==> flow/design.v <==
module FAdd(
    input rst,
    input clk,
    input  [31:0]               a,
    input  [31:0]               b,
    output reg [31:0]           c,
    output reg [2:0]           state
);
    parameter NAN = 32'b01111111100000000000000000000001;  
    parameter ZERO = 32'b0;  
    wire a_s = a[31];
    wire b_s = b[31];
    wire [7:0] a_e = a[30:23];
    wire [7:0] b_e = b[30:23];
    wire [22:0] a_m = a[22:0];
    wire [22:0] b_m = b[22:0];
    wire a_e_max = a_e == 8'b11111111;
    wire b_e_max = b_e == 8'b11111111;
    wire a_e_min = a_e == 8'b0;
    wire b_e_min = b_e == 8'b0;
    wire a_m_min = a_m == 23'b0;
    wire b_m_min = b_m == 23'b0;
    wire a_inf = a_e_max & a_m_min;
    wire b_inf = b_e_max & b_m_min;
    wire a_nan = a_e_max & ~a_m_min;
    wire b_nan = b_e_max & ~b_m_min;
    wire a_zero = a_e_min & a_m_min;
    wire b_zero = b_e_min & b_m_min;
    wire a_denorm = a_e_min & ~a_m_min;
    wire b_denorm = b_e_min & ~b_m_min;
    wire inverse = (a_s ^ b_s) & (a_e == b_e) & (a_m == b_m);
    wire special_case = a_nan | b_nan | a_inf | b_inf | a_zero | b_zero | inverse;
    wire [31:0] special_output = (a_nan | b_nan) ? NAN :
    a_inf ? ((b_inf & (a_s ^ b_s)) ? NAN : a) :
    b_inf ? b :
    a_zero ? ((b_zero & (a_s ^ b_s) ? ZERO : b)) :
    b_zero ? a :
    inverse ? ZERO : 32'hffffffff;
    reg a_sign;
    reg b_sign;
    reg [26:0] a_add;
    reg [26:0] b_add;
    reg [7:0] a_exp;
    reg [7:0] b_exp;
    parameter READ = 3'd0,
    ALIGN = 3'd1,
    ADD = 3'd2,
    NORM = 3'd3,
    DENORM = 3'd4,
    ROUND = 3'd5,
    PACK = 3'd6,
    OUTPUT = 3'd7;
    reg c_sign;
    reg[27:0] c_add;
    reg[7:0] c_exp;
always @(posedge clk) begin
if (!rst) begin
    state <= READ;
end
else begin
case (state)
READ: begin
    a_sign <= a_s;
    b_sign <= b_s;
    a_add <= {~a_denorm, a_m, 3'b0};
    b_add <= {~b_denorm, b_m, 3'b0};
    a_exp <= a_denorm ? 8'b1 : a_e;
    b_exp <= b_denorm ? 8'b1 : b_e;
    c <= special_output;
    state <= special_case ? OUTPUT : ALIGN;
end
ALIGN: begin
    if (a_exp > b_exp) begin
        b_exp <= b_exp + 1;
        b_add <= b_add >> 1;
        b_add[0] <= b_add[0] | b_add[1];  
    end else if (a_exp < b_exp) begin
        a_exp <= a_exp + 1;
        a_add <= a_add >> 1;
        a_add[0] <= a_add[0] | a_add[1];
    end else begin
        state <= ADD;
    end
end
ADD: begin
    c_exp <= a_exp;
    if (a_sign == b_sign) begin
        c_add <= a_add + b_add;
        c_sign <= a_sign;
    end else if (a_add > b_add) begin
        c_add <= a_add - b_add;
        c_sign <= a_sign;
    end else begin
        c_add <= b_add - a_add;
        c_sign <= b_sign;
    end
    state <= NORM;
end
NORM: begin
    if (c_add[27]) begin  
        c_exp <= c_exp + 1;
        c_add <= c_add >> 1;
        c_add[0] <= c_add[0] | c_add[1];
    end else if (~c_add[26] & c_exp != 8'b0) begin  
        c_exp <= c_exp - 1;
        c_add <= c_add << 1;
    end else begin
        state <= DENORM;
    end
end
DENORM: begin
    if (c_exp == 8'b0) begin  
        c_exp <= c_exp + 1;
        c_add <= c_add >> 1;
        c_add[0] <= c_add[0] | c_add[1];
    end
    state <= ROUND;
end
ROUND: begin
    if (c_add[2] & (c_add[1] | c_add[0] | c_add[3])) begin
        c_add <= c_add + 4'b1000;
    end
    state <= PACK;
end
PACK: begin
    c[31] <= c_sign;
    c[22:0] <= c_add[25:3];
    if (c_exp == 8'b11111111) begin  
        c[30:0] <= {8'b11111111, 23'b0};
    end else if (c_add[27]) begin  
        c[30:23] <= c_exp + 1;
    end else if (~c_add[26]) begin  
        c[30:23] <= c_exp - 1;
    end else begin
        c[30:23] <= c_exp;
    end
    state <= OUTPUT;
end
OUTPUT: begin
end
endcase
end
end
endmodule
---- Reports on FAdd ----
Each step is given for the RTL above and for the edited RTL.
Lines under "original" count in the file above, lines under "edited" in the edited file.
"change" is "edited" less "original", of the values as shown; "rel. change" is that difference over "original", in percent.
Library cell names are shortened.
Not given: --
design
  top module .............................. FAdd
  clock ................................... clk
  library ................................. sky130hd
  corner .................................. tt_025C_1v80

---- Diff ----
Unified diff, file above to edited file.
A script made this edit. It changes what the design does and was not meant as an optimisation.
begin of diff
@@ -4,7 +4,9 @@
     input  [31:0]               a,
     input  [31:0]               b,
-    output reg [31:0]           c,
+    output reg [31:0]           c_pin,
     output reg [2:0]           state
 );
+    reg [31:0] c;
+    always @(posedge clk) c_pin <= c;
     parameter NAN = 32'b01111111100000000000000000000001;  
     parameter ZERO = 32'b0;  
end of diff

---- Word level ----
Yosys after proc, flatten, opt, wreduce and memory -nomap, before mapping. Memory bits, and registers merged into a memory's read port (data or address), are not among the register bits. Print and check cells are not counted. Equal cells are merged and count once.
bit counts
  item                             original  edited  change  rel. change (%)
  register bits after elaboration  144       176     +32     +22.22
  bits of input ports              66        66      0       0.00
operators by class
  item                              original  edited  change  rel. change (%)
  equal/unequal tests               21        21      0       0.00
  multiplexer cells                 58        58      0       0.00
  reductions and logical operators  21        21      0       0.00
  bitwise logic cells               30        30      0       0.00
  order comparisons                 3         3       0       0.00
  $add $sub $neg                    8         8       0       0.00
operator list
  cell                                            original  edited  change  rel. change (%)
  AND 1 bit                                       14        14      0       0.00
  2-to-1 mux 1 bit                                11        11      0       0.00
  2-to-1 mux 8 bit                                11        11      0       0.00
  bitwise OR 1 bit                                10        10      0       0.00
  2-to-1 mux 32 bit                               8         8       0       0.00
  != test 2 bit (second input constant)           8         8       0       0.00
  2-to-1 mux 27 bit                               6         6       0       0.00
  2-to-1 mux 3 bit                                5         5       0       0.00
  NOT 1 bit                                       5         5       0       0.00
  adder 8 x 1 -> 8 bit (second input constant)    3         3       0       0.00
  == test 3 bit (second input constant)           3         3       0       0.00
  == test 8 bit (second input constant)           3         3       0       0.00
  logical NOT 8 bit                               3         3       0       0.00
  2-to-1 mux 26 bit                               3         3       0       0.00
  case mux 1 bit (select 2 bit)                   3         3       0       0.00
  case mux 8 bit (select 2 bit)                   3         3       0       0.00
  AND reduction 2 bit                             3         3       0       0.00
  AND reduction 4 bit                             3         3       0       0.00
  == test 3 x 2 -> 1 bit (second input constant)  2         2       0       0.00
  logical NOT 23 bit                              2         2       0       0.00
  case mux 26 bit (select 2 bit)                  2         2       0       0.00
  AND reduction 5 bit                             2         2       0       0.00
  nonzero test 2 bit                              2         2       0       0.00
  subtractor 27 x 27 -> 28 bit                    2         2       0       0.00
  adder 27 x 27 -> 28 bit                         1         1       0       0.00
  adder 28 x 4 -> 28 bit (second input constant)  1         1       0       0.00
  == test 1 bit                                   1         1       0       0.00
  == test 23 bit                                  1         1       0       0.00
The list need not be complete.

---- Longest topological paths ----
Yosys ltp: most cells in a row. Word level: on the elaborated netlist, between registers, memories and ports. Mapped: between sequential cells and ports; inverters and the memories' decode and read muxes count.
depth
  item                          original  edited  change  rel. change (%)
  depth after elaboration       11        11      0       0.00
  ABC_AREA                      0         0       --      --
  depth in mapped cells         15        14      -1      -6.67
  depth with buffers taken out  12        12      0       0.00

---- Netlist ----
Source: synth_stat.txt of the flow (Yosys; design flattened, memories mapped). It holds for the ABC_AREA given above (unset counts as 0); a run with the other value may have another netlist.
mapped netlist
  item                  original   edited     change      rel. change (%)
  flip-flops            144        176        +32         +22.22
  synthesis area (mm2)  0.0130375  0.0137294  +0.0006919  +5.31
  mapped cells          1542       1518       -24         -1.56
cell types
  type      original  edited  change  rel. change (%)
  nand2_1   170       99      -71     -41.76
  mux2_2    4         53      +49     +1225.00
  o21ai_0   131       91      -40     -30.53
  dfxtp_1   3         35      +32     +1066.67
  xor2_1    57        39      -18     -31.58
  a21oi_1   92        106     +14     +15.22
  xnor2_1   35        49      +14     +40.00
  nand4_1   22        36      +14     +63.64
  o21ai_1   16        3       -13     -81.25
  nand3_1   46        34      -12     -26.09
  clkbuf_1  75        66      -9      -12.00
  mux2i_1   18        9       -9      -50.00
  nor3_1    37        29      -8      -21.62
  a211oi_1  7         15      +8      +114.29
  and3_1    17        24      +7      +41.18
  nand2b_1  14        7       -7      -50.00
  nor2b_1   11        18      +7      +63.64
  buf_2     6         12      +6      +100.00
The list need not be complete.

---- Timing after synthesis ----
OpenSTA on the mapped netlist: ideal clock, no wires. The path of least setup slack (recovery checks aside). Input and output delay are each 20% of the period. Register names are those of the netlist, which keeps one name where synthesis merged equal registers.
timing after synthesis
  item                           original           edited             change  rel. change (%)
  path type                      input to register  input to register  --      --
  from                           input port rst     input port rst     --      --
  to                             register c[0]      register a_add[0]  --      --
  setup slack (ns)               5.256              5.753              +0.497  --
  driving pins on the path       2                  2                  0       0.00
  path delay (ns)                2.744              2.247              -0.497  -18.11
  arrival time (ns)              4.283              3.808              -0.475  -11.09
  library setup time (ns)        0.461              0.439              -0.022  --
  buffers on the path            0                  0                  0       --
  input delay (ns)               2.000              2.000              0.000   0.00
  clock period (ns)              10.0               10.0               0.0     0.00
  synthesis period reached (ns)  4.744              4.247              -0.497  -10.48
"path delay" is the arrival time less input delay plus setup time.
"driving pins on the path": output pins that drive a net of the path, with the launching flip-flop's if there is one; two outputs of one cell count as two.
"synthesis period reached" is the clock period less the worst setup slack; recovery checks do not enter. This is arithmetic on one report: input and output delays are still those of the set period (20% each).
Between the ends stands the longest chain of elaborated cells between them, by number of cells; it is not shown to be the way that was timed. Of several equally long chains one is given.
A line is the first line of the expression or statement that the cell stems from. Yosys adds cells for indexed reads and writes and turns some case tables into memories.
At most two assigning lines are given for a register; there are more.
between the ends, after synthesis, original
  cell sequence ........................... nand2b_1 nor3_1
  cells in the longest elaborated chain ... 1
  elaborated cells between the ends (all ways) .. 1
  RTL lines with such cells ............... 0
  those cells by class .................... 1 x reduce/logical
RTL lines, path after synthesis, original
  item                 line  source
  start, declared      2     input rst,
  AND reduction 2 bit  --
  end, assigned        69    c <= special_output;
  end, assigned        127   c[22:0] <= c_add[25:3];
  end, declared        6     output reg [31:0]           c,
between the ends, after synthesis, edited
  cell sequence ........................... nand2_1 a21oi_1
  cells in the longest elaborated chain ... 1
  elaborated cells between the ends (all ways) .. 1
  RTL lines with such cells ............... 0
  those cells by class .................... 1 x reduce/logical
RTL lines, path after synthesis, edited
  item                 line  source
  start, declared      2     input rst,
  AND reduction 4 bit  --
  end, assigned        67    a_add <= {~a_denorm, a_m, 3'b0};
  end, assigned        81    a_add <= a_add >> 1;
  end, declared        43    reg [26:0] a_add;

---- Path in the finished layout ----
From the final timing report of each run of pair 1: the path of least setup slack in the routed layout; clock arrival at registers is part of the times.
timing after layout
  item                      original           edited             change  rel. change (%)
  path type                 input to register  input to register  --      --
  from                      input port b[17]   input port b[17]   --      --
  to                        register c[5]      register c[2]      --      --
  setup slack (ns)          4.73               5.18               +0.45   --
  buffers on the path       1                  3                  +2      +200.00
  clock period (ns)         10.0               10.0               0.0     0.00
  driving pins on the path  8                  11                 +3      +37.50
  library setup time (ns)   0.13               0.13               0.00    --
  arrival time (ns)         5.60               5.14               -0.46   -8.21
  input delay (ns)          2.00               2.00               0.00    0.00
Between the ends stands the longest chain of elaborated cells between them, by number of cells; it is not shown to be the way that was timed. Of several equally long chains one is given.
At most two assigning lines are given for a register; there are more.
between the ends, after layout, original
  cell sequence ........................... clkdlybuf4s50_1 nor4_1 nand4_1 or3_2 a221oi_2 nor2_2 o21ai_0 a22o_1
  cells in the longest elaborated chain ... 9
  elaborated cells between the ends (all ways) .. 19
  those cells by class .................... 1 x eq/ne; 9 x mux; 8 x logic; 1 x reduce/logical
RTL lines, path after layout, original
  item                            line  source
  start, declared                 5     input  [31:0]               b,
  == test 23 bit                  31    wire inverse = (a_s ^ b_s) & (a_e == b_e) & (a_m == b_m);
  AND 1 bit                       31
  2-to-1 mux 32 bit               38    inverse ? ZERO : 32'hffffffff;
  2-to-1 mux 32 bit               37    b_zero ? a :
  2-to-1 mux 32 bit               36    a_zero ? ((b_zero & (a_s ^ b_s) ? ZERO : b)) :
  2-to-1 mux 32 bit               35    b_inf ? b :
  2-to-1 mux 32 bit               34    a_inf ? ((b_inf & (a_s ^ b_s)) ? NAN : a) :
  2-to-1 mux 32 bit               33    wire [31:0] special_output = (a_nan | b_nan) ? NAN :
  case mux 23 bit (select 2 bit)  61    case (state)
  end, assigned                   69    c <= special_output;
  end, assigned                   127   c[22:0] <= c_add[25:3];
  end, declared                   6     output reg [31:0]           c,
between the ends, after layout, edited
  cell sequence ........................... clkdlybuf4s50_1 nor4_1 nand4_1 nor2_1 nand3_1 buf_4 a21boi_1 a21oi_1 buf_4 o21ai_0 a22o_1
  cells in the longest elaborated chain ... 9
  elaborated cells between the ends (all ways) .. 19
  those cells by class .................... 1 x eq/ne; 9 x mux; 8 x logic; 1 x reduce/logical
RTL lines, path after layout, edited
  item                            line  source
  start, declared                 5     input  [31:0]               b,
  == test 23 bit                  33    wire inverse = (a_s ^ b_s) & (a_e == b_e) & (a_m == b_m);
  AND 1 bit                       33
  2-to-1 mux 32 bit               40    inverse ? ZERO : 32'hffffffff;
  2-to-1 mux 32 bit               39    b_zero ? a :
  2-to-1 mux 32 bit               38    a_zero ? ((b_zero & (a_s ^ b_s) ? ZERO : b)) :
  2-to-1 mux 32 bit               37    b_inf ? b :
  2-to-1 mux 32 bit               36    a_inf ? ((b_inf & (a_s ^ b_s)) ? NAN : a) :
  2-to-1 mux 32 bit               35    wire [31:0] special_output = (a_nan | b_nan) ? NAN :
  case mux 23 bit (select 2 bit)  63    case (state)
  end, assigned                   71    c <= special_output;
  end, assigned                   129   c[22:0] <= c_add[25:3];
  end, declared                   9     reg [31:0] c;

---- Flow runs ----
Both versions went through the flow (Yosys, OpenROAD) with the same settings in each pair. Constraints: input delay and output delay 20% of the set period each, output load 0.01 pF.
flow settings, pair 1
  CORE_UTILIZATION ........................ 40
  period_ns ............................... 10.0
  CAP_MARGIN .............................. 20
  CORE_MARGIN ............................. 2
  SLEW_MARGIN ............................. 20
measured results, pair 1
  item                                       original   edited     change      rel. change (%)
  total power after layout (mW)              2.924      2.311      -0.613      -20.96
  reached clock period (ns)                  5.267      4.816      -0.451      -8.56
  post-synthesis cell area (mm2)             0.0130375  0.0137294  +0.0006919  +5.31
  utilization in the final report (%)        46.3       46.6       +0.3        --
  std-cell area (final layout) (mm2)         0.0149381  0.0156938  +0.0007557  +5.06
  final worst hold slack (ns)                0.596      0.383      -0.213      --
  setup slack of the worst path (ns)         4.733      5.184      +0.451      --
  total negative slack on setup checks (ns)  0.000      0.000      0.000       --
  total die area (mm2)                       0.0340532  0.0358212  +0.0017680  +5.19
flow settings, pair 2
  ABC_AREA ................................ 0
  CAP_MARGIN .............................. 20
  CELL_PAD_IN_SITES_GLOBAL_PLACEMENT ...... 0
  CORE_ASPECT_RATIO ....................... 1.91
  CORE_MARGIN ............................. 4
  CORE_UTILIZATION ........................ 46
  GPL_TIMING_DRIVEN ....................... 0
  MAX_ROUTING_LAYER ....................... met5
  MIN_ROUTING_LAYER ....................... met1
  PLACE_DENSITY_LB_ADDON .................. 0.04
  SETUP_SLACK_MARGIN ...................... -0.43
  TNS_END_PERCENT ......................... 50
  period_ns ............................... 5.99
  SLEW_MARGIN ............................. 20
measured results, pair 2
  item                                       original   edited     change      rel. change (%)
  total power after layout (mW)              5.178      4.020      -1.158      -22.36
  reached clock period (ns)                  5.176      5.188      +0.012      +0.23
  post-synthesis cell area (mm2)             0.0130375  0.0137294  +0.0006919  +5.31
  utilization in the final report (%)        54.2       54.0       -0.2        --
  std-cell area (final layout) (mm2)         0.0152208  0.0159403  +0.0007195  +4.73
  final worst hold slack (ns)                0.651      0.341      -0.310      --
  setup slack of the worst path (ns)         0.814      0.802      -0.012      --
  total negative slack on setup checks (ns)  0.000      0.000      0.000       --
  total die area (mm2)                       0.0312419  0.0328203  +0.0015784  +5.05
By "reached clock period" is meant the clock period of the run minus its worst setup slack. This is arithmetic on one report: input and output delays are still those of the set period (20% each).
By "total power after layout" is meant OpenSTA's value without simulated activity: inputs other than the clock are taken to toggle once in ten clock periods, and the tool carries that through the logic.
